==> flow/design.v <==
`timescale 1ns / 1ps
module IntFilterBlock 
#(	
	parameter OutDataWidth = 18
)
(
	input Clk_i,
	input Rst_i,
	input [OutDataWidth-1:0] Data_i,
	input DataNd_i,
	output [OutDataWidth-1:0] Data_o,
	output DataValid_o
);
	reg [OutDataWidth-1:0] outAcc;
	reg outVal;
	assign Data_o = outAcc;
	assign DataValid_o = outVal;
	always @(posedge Clk_i or posedge Rst_i) begin
		if (Rst_i) begin
			outAcc <= {OutDataWidth{1'b0}};
			outVal <= 1'b0;
		end else begin
			if (DataNd_i) begin
				outAcc <= outAcc+Data_i;
				outVal <= 1'b1;
			end else begin
				outAcc <= {OutDataWidth{1'b0}};
				outVal <= 1'b0;
			end 
		end
	end
endmodule
`timescale 1ns / 1ps
module DecimBlock
#(	
	parameter OutDataWidth = 18,
	parameter DecimCntWidth = 7
)
(
	input Clk_i,
	input Rst_i,
	input [2:0]	DecimFactor_i,
	input [OutDataWidth-1:0] Data_i,
	input DataVal_i,
	output [OutDataWidth-1:0] Data_o,
	output DataVal_o
);
	reg [DecimCntWidth-1:0] decimCnt;
	reg [2:0] decimFactor;
	assign Data_o = Data_i;
	assign DataVal_o = DataVal_i? (decimCnt == 0):1'b0;
	always	@(posedge Clk_i or posedge Rst_i)	begin
		if	(Rst_i) begin
			decimFactor <= 3'd1;
		end else begin
			if (DecimFactor_i <= 3'd1)	begin
				decimFactor <= 3'd1;
			end else begin
				decimFactor <= DecimFactor_i;
			end
		end
	end
	always @(posedge Clk_i or posedge Rst_i) begin
		if (Rst_i) begin
			decimCnt <= {DecimCntWidth{1'b0}};
		end else begin
			if (DataVal_i) begin
				if (decimCnt == decimFactor-1) begin
					decimCnt <= {DecimCntWidth{1'b0}};
				end else begin
					decimCnt <= decimCnt+7'd1;
				end
			end else begin
				decimCnt <= {DecimCntWidth{1'b0}};
			end
		end
	end
endmodule
`timescale 1ns / 1ps
module CombFilterBlock 
#(
	parameter	M=4,
	parameter	OutDataWidth	=	18
)
(
	input Clk_i,
	input Rst_i,
	input [OutDataWidth-1:0] Data_i,
	input DataNd_i,
	output [OutDataWidth-1:0] Data_o,
	output DataValid_o
);
	reg signed	[OutDataWidth-1:0] sumResult;
	reg	dataValid;
	reg	signed	[OutDataWidth-1:0] delData [M-1:0];
	assign Data_o = sumResult;
	assign DataValid_o = dataValid;
	genvar i;
	generate 
		for (i=0; i<M; i=i+1) begin: DelayGen
			always @(posedge Clk_i or posedge Rst_i) begin
				if (Rst_i) begin
					delData [i] <= {OutDataWidth{1'b0}};
				end else if (DataNd_i) begin
					if (i==0) begin
						delData [i] <= Data_i;
					end	else	begin
						delData [i] <= delData[i-1];
					end
				end
			end
		end
	endgenerate 
	always @(posedge Clk_i or posedge Rst_i) begin
		if (Rst_i) begin
			sumResult <= {OutDataWidth{1'b0}};
			dataValid <= 1'b0;
		end else begin
			if (DataNd_i) begin
				sumResult <= Data_i-delData[M-1];
				dataValid <= 1'b1;
			end else begin
				dataValid <= 1'b0;
			end
		end
	end
endmodule
`timescale 1ns / 1ps
module CicFilter
#(
	parameter N = 4,	 
	parameter M = 1,	 
	parameter InDataWidth	=	14,
	parameter OutDataWidth	=	32,
	parameter DecimCntWidth	=	7
)
(
	input Clk_i,
	input Rst_i,
	input [2:0]	DecimFactor_i,
	input [InDataWidth-1:0] Data_i,
	input DataNd_i,
	output [OutDataWidth-1:0] Data_o,
	output DataValid_o
);
	localparam	ExtendBitNum	=	OutDataWidth-InDataWidth;
	wire	[OutDataWidth-1:0]	adcExtData	=	{{ExtendBitNum{Data_i[InDataWidth-1]}},Data_i};
	wire	[OutDataWidth-1:0]	inData	[N-1:0];
	wire	[OutDataWidth-1:0]	intFilteredData	[N-1:0];
	wire	intFilteredDataValid	[N-1:0];
	wire	intDataVal	[N-1:0];
	wire	[OutDataWidth-1:0]	decimIntData;
	wire	decimIntDataValid;
	wire	[OutDataWidth-1:0]	combFilteredData	[N-1:0];
	wire	[OutDataWidth-1:0]	combInData	[N-1:0];
	wire	combDataVal	[N-1:0];
	wire	combFilteredDataVal	[N-1:0];
	assign	Data_o	=	combFilteredData[N-1];
	assign	DataValid_o	=	combFilteredDataVal[N-1];
genvar i,j;
generate 
	for (i=0; i<N; i=i+1)	begin: IntFilterGen
		assign	inData	[i]		=	(i==0)?adcExtData:intFilteredData[i-1];
		assign	intDataVal[i]	=	(i==0)?DataNd_i:intFilteredDataValid[i-1];
		IntFilterBlock 
		#(	
			.OutDataWidth	(OutDataWidth)
		)
		IntFilterBlock
		(
			.Clk_i			(Clk_i),
			.Rst_i			(Rst_i),
			.Data_i			(inData[i]),
			.DataNd_i		(intDataVal[i]),
			.Data_o			(intFilteredData[i]),
			.DataValid_o	(intFilteredDataValid[i])
		);
	end	
	DecimBlock
	#(	
		.OutDataWidth	(OutDataWidth),
		.DecimCntWidth	(DecimCntWidth)
	)
	DecimBlock
	(
		.Clk_i			(Clk_i),
		.Rst_i			(Rst_i),
		.DecimFactor_i	(DecimFactor_i),
		.Data_i			(intFilteredData[N-1]),
		.DataVal_i		(intFilteredDataValid[N-1]),
		.Data_o			(decimIntData),
		.DataVal_o		(decimIntDataValid)
	);
	for (j=0; j<N; j=j+1)	begin: CombFilterGen
		assign	combInData	[j]	=	(j==0)?decimIntData:combFilteredData[j-1];
		assign	combDataVal	[j]	=	(j==0)?decimIntDataValid:combFilteredDataVal[j-1];
		CombFilterBlock 
		#(	
			.M(M),
			.OutDataWidth	(OutDataWidth)
		)
		CombFilterBlock
		(
			.Clk_i			(Clk_i),
			.Rst_i			(Rst_i),
			.Data_i			(combInData[j]),
			.DataNd_i		(combDataVal[j]),
			.Data_o			(combFilteredData[j]),
			.DataValid_o	(combFilteredDataVal[j])
		);
	end
endgenerate
endmodule
; ---- From RTL to reports: CicFilter
; Tool output for the design above, in the order of the flow.
; Lines are those of the file above, counted from 1.
; The mark n/a stands for no value.
[design]
top_module = CicFilter
clock = Clk_i
lib = sky130hd
lib_corner = tt_025C_1v80

; ---- After elaboration
; Yosys after proc, flatten, opt, wreduce and memory -nomap, before mapping. Enables and synchronous resets that opt folds into registers are not counted as muxes. Print and check cells are not counted. Equal cells are merged and count once.
[word_totals]
register_bits = 402
[classes]
cmp = 1
equal = 1
n_addsub = 10
reduce_logical = 1
mux = 16
[op_table]
columns = operator, n
row1 = 32-bit adder, 4
row2 = 32-bit subtractor, 4
row3 = 32-bit two-way mux, 4
row4 = 7-bit by 32-bit == test with 1-bit output, 1
row5 = 7-bit two-way mux, 2
row6 = 1-bit two-way mux, 9
row7 = 7-bit by 1-bit adder with 7-bit output (second input constant), 1
row8 = 7-bit logical NOT, 1
row9 = 3-bit by 1-bit subtractor with 4-bit output (second input constant), 1
row10 = 3-bit by 1-bit less-or-equal comparator with 1-bit output (second input constant), 1
row11 = 3-bit two-way mux, 1

; ---- Depth
; Depth = most cells in a row (Yosys ltp): at word level without a register or memory, in the mapped netlist without a sequential cell, where the memories' decode and read muxes count.
[logic_depth]
ltp_word = 4
ABC_AREA = 0
mapped_depth = 12

; ---- Synthesis result
; Yosys stat after the flow's synthesis: flattened, memories mapped to cells. It holds for the ABC_AREA given above (unset counts as 0); a run with the other value may have another netlist.
; The area totals of this step are shown rounded.
[by_type]
columns = cell_type, n
row1 = sky130_fd_sc_hd__dfrtp_1, 401
row2 = sky130_fd_sc_hd__ha_1, 251
row3 = sky130_fd_sc_hd__o21ai_0, 259
row4 = sky130_fd_sc_hd__nand2_1, 304
row5 = sky130_fd_sc_hd__a21o_1, 148
row6 = sky130_fd_sc_hd__a21oi_1, 215
row7 = sky130_fd_sc_hd__xnor2_1, 114
row8 = sky130_fd_sc_hd__mux2_2, 68
row9 = sky130_fd_sc_hd__inv_1, 195
row10 = sky130_fd_sc_hd__xor2_1, 69
row11 = sky130_fd_sc_hd__nor2_1, 153
row12 = sky130_fd_sc_hd__and2_1, 59
row13 = sky130_fd_sc_hd__clkbuf_1, 93
row14 = sky130_fd_sc_hd__nand3_1, 63
row15 = sky130_fd_sc_hd__nand2b_1, 42
row16 = sky130_fd_sc_hd__o21bai_1, 35
row17 = sky130_fd_sc_hd__nor2b_1, 40
row18 = sky130_fd_sc_hd__o21a_1, 33
; Not listed: further types 55, cells in them 413.
[synth_totals]
mapped_area_um2 = 26660
flip_flops = 402
buf_cells = 99
cells = 2955
; By module: a second synthesis without flattening, with its own total; a netlist apart from the flattened one above.
[unflattened]
hier_cells = 3227
hier_area_um2 = 28950
; Rows give one instance, submodules left out.
[modules]
columns = mod, n_inst, area_um2, n_cells, seq_area_um2
row1 = CombFilterBlock, 4, 4190, 455, 1627
row2 = IntFilterBlock (OutDataWidth=32), 4, 2851, 331, 825.8
row3 = DecimBlock, 1, 780.7, 83, 251.5
row4 = CicFilter, 1, 0.0, 0, 0.0

; ---- Path before layout
; Source: OpenSTA report_checks on the synthesized netlist (no wires, ideal clock, input and output delay 20% of the period each), path of least setup slack; recovery checks are left aside. Register names are those of the netlist, which keeps one name where synthesis merged equal registers.
[synth_path]
path_kind = register -> register
start = register CombFilterGen[0].CombFilterBlock.sumResult[0]
end = register CombFilterGen[1].CombFilterBlock.sumResult[26]
path_slack_ns = 0.970
path_delay_ns = 3.030
stages = 13
path_buffers = 0
clock_period_ns = 4.0
setup_ns = 0.125
arrival_time_ns = 2.905
period_less_setup_slack_ns = 3.03
; "path_delay_ns" is the arrival time less input delay plus setup time.
; "stages" counts driving pins, that of a launching flip-flop among them; a cell with two outputs on the path counts twice.
; "period_less_setup_slack_ns" = period - worst setup slack (recovery checks aside). The figure is calculated, with input and output delays left at 20% of the set period.
; Between the ends stands the longest chain of elaborated cells between them, by number of cells; it is not shown to be the way that was timed. Of several equally long chains one is given.
; Each line given opens the expression or statement behind the cell; cells for indexed reads and writes are added by Yosys, which also makes memories of some case tables.
[synth_between]
path_cell_list = sky130_fd_sc_hd__dfrtp_1 sky130_fd_sc_hd__inv_1 sky130_fd_sc_hd__ha_1 sky130_fd_sc_hd__fa_1 sky130_fd_sc_hd__nand2b_1 sky130_fd_sc_hd__a21boi_0 sky130_fd_sc_hd__o21ai_0 sky130_fd_sc_hd__a22oi_1 sky130_fd_sc_hd__a211oi_1 sky130_fd_sc_hd__o31a_1 sky130_fd_sc_hd__o31ai_2 sky130_fd_sc_hd__xor2_1 sky130_fd_sc_hd__mux2_2
elab_chain_len = 1
cells_between = 1
cone_classes = add/sub: 1
[synth_lines]
columns = item, line
row1 = start: declaration, 93  ; reg signed [OutDataWidth-1:0] sumResult;
row2 = start: assignment, 116  ; sumResult <= {OutDataWidth{1'b0}};
row3 = start: assignment, 120  ; sumResult <= Data_i-delData[M-1];
row4 = 32-bit subtractor, 120
row5 = end: assignment, 116
row6 = end: assignment, 120
row7 = end: declaration, 93

; ---- Timing after layout
; Path of least setup slack in the final report of flow run A (OpenROAD, finished layout, wires in). Where an end is a register, its clock arrival counts in the times.
[layout_path]
path_kind = register -> register
start = register IntFilterGen[1].IntFilterBlock.outAcc[12]
end = register IntFilterGen[2].IntFilterBlock.outAcc[23]
arrival_time_ns = 3.31
setup_ns = 0.12
clock_period_ns = 2.39
path_slack_ns = -0.46
path_buffers = 2
stages = 13
; Between the ends stands the longest chain of elaborated cells between them, by number of cells; it is not shown to be the way that was timed. Of several equally long chains one is given.
; At most two assigning lines are given for a register; there are more.
[layout_between]
path_cell_list = sky130_fd_sc_hd__dfrtp_1 sky130_fd_sc_hd__ha_4 sky130_fd_sc_hd__a21o_1 sky130_fd_sc_hd__a21oi_2 sky130_fd_sc_hd__nor2b_1 sky130_fd_sc_hd__or3_4 sky130_fd_sc_hd__a221o_1 sky130_fd_sc_hd__o2111a_2 sky130_fd_sc_hd__buf_4 sky130_fd_sc_hd__buf_6 sky130_fd_sc_hd__o31ai_4 sky130_fd_sc_hd__nand3_1 sky130_fd_sc_hd__nor3b_2
elab_chain_len = 2
cells_between = 2
cone_classes = add/sub: 1; mux: 1
[layout_lines]
columns = item, line
row1 = start: declaration, 14  ; reg [OutDataWidth-1:0] outAcc;
row2 = start: assignment, 20  ; outAcc <= {OutDataWidth{1'b0}};
row3 = start: assignment, 24  ; outAcc <= outAcc+Data_i;
row4 = 32-bit adder, 24
row5 = 32-bit two-way mux, 23  ; if (DataNd_i) begin
row6 = end: assignment, 20
row7 = end: assignment, 24
row8 = end: declaration, 14

Data sheet: physical implementation of CicFilter

CicFilter through Yosys and OpenROAD on sky130hd: 3 stored runs, unordered, with their settings and measured results. The constraints put input and output delay at 20% of the set period each and load the outputs with 0.01 pF.
"achievedPeriod_ns" is the run's clock period less its worst setup slack. It is reckoned from that one timing run; input and output delays stay at 20% of the period that was set.
Results are given in rounded form.

# flow run A
==> flow/run.sh <==
#!/bin/bash
# the make line also repeats the synthesis and layout settings of config.mk as NAME=value (left out here)
make -C /OpenROAD-flow-scripts/flow DESIGN_CONFIG=/design/flow/config.mk WORK_HOME=/design/flow/orfs CLKGATE_MAP_FILE= finish
==> flow/config.mk <==
export PLATFORM = sky130hd
export DESIGN_NAME = CicFilter
export DESIGN_NICKNAME = CicFilter
export VERILOG_FILES = /design/flow/design.v
export SDC_FILE = /design/flow/constraint.sdc
export NUM_CORES = 4
export LEC_CHECK = 0
export CAP_MARGIN = 20
export CORE_MARGIN = 2
export CORE_UTILIZATION = 40
export SLEW_MARGIN = 20
==> flow/constraint.sdc <==
create_clock -name core_clock -period 2.39 [get_ports {Clk_i}]
set_input_delay 0.4780 -clock core_clock [delete_from_list [all_inputs] [get_ports {Clk_i}]]
set_output_delay 0.4780 -clock core_clock [all_outputs]
set_load 0.01 [all_outputs]

==> flow run A: results <==
total_die_area_um2=68730
post_route_stdcell_area_um2=37950
setup_worst_slack_ns=-0.458
achievedPeriod_ns=2.848
setupTns_ns=-31.84
synth_area_um2=26660

# flow run B
==> flow/run.sh <==
#!/bin/bash
# the make line also repeats the synthesis and layout settings of config.mk as NAME=value (left out here)
make -C /OpenROAD-flow-scripts/flow DESIGN_CONFIG=/design/flow/config.mk WORK_HOME=/design/flow/orfs CLKGATE_MAP_FILE= finish
==> flow/config.mk <==
export PLATFORM = sky130hd
export DESIGN_NAME = CicFilter
export DESIGN_NICKNAME = CicFilter
export VERILOG_FILES = /design/flow/design.v
export SDC_FILE = /design/flow/constraint.sdc
export NUM_CORES = 4
export LEC_CHECK = 0
export CAP_MARGIN = 20
export CORE_MARGIN = 2
export CORE_UTILIZATION = 21
export SLEW_MARGIN = 25
==> flow/constraint.sdc <==
create_clock -name core_clock -period 4.0 [get_ports {Clk_i}]
set_input_delay 0.8000 -clock core_clock [delete_from_list [all_inputs] [get_ports {Clk_i}]]
set_output_delay 0.8000 -clock core_clock [all_outputs]
set_load 0.01 [all_outputs]

==> flow run B: results <==
total_die_area_um2=129800
post_route_stdcell_area_um2=30670
setup_worst_slack_ns=0.597
achievedPeriod_ns=3.403
setupTns_ns=0.000
synth_area_um2=26660

# flow run C
==> flow/run.sh <==
#!/bin/bash
# the make line also repeats the synthesis and layout settings of config.mk as NAME=value (left out here)
make -C /OpenROAD-flow-scripts/flow DESIGN_CONFIG=/design/flow/config.mk WORK_HOME=/design/flow/orfs CLKGATE_MAP_FILE= finish
==> flow/config.mk <==
export PLATFORM = sky130hd
export DESIGN_NAME = CicFilter
export DESIGN_NICKNAME = CicFilter
export VERILOG_FILES = /design/flow/design.v
export SDC_FILE = /design/flow/constraint.sdc
export NUM_CORES = 4
export LEC_CHECK = 0
export CAP_MARGIN = 20
export CELL_PAD_IN_SITES_GLOBAL_PLACEMENT = 3
export CORE_MARGIN = 2
export CORE_UTILIZATION = 40
export MIN_ROUTING_LAYER = met1
export PLACE_DENSITY_LB_ADDON = 0.1
export SLEW_MARGIN = 30
==> flow/constraint.sdc <==
create_clock -name core_clock -period 4.0 [get_ports {Clk_i}]
set_input_delay 0.8000 -clock core_clock [delete_from_list [all_inputs] [get_ports {Clk_i}]]
set_output_delay 0.8000 -clock core_clock [all_outputs]
set_load 0.01 [all_outputs]

==> flow run C: results <==
total_die_area_um2=68730
post_route_stdcell_area_um2=29860
setup_worst_slack_ns=0.582
achievedPeriod_ns=3.418
setupTns_ns=0.000
synth_area_um2=26660
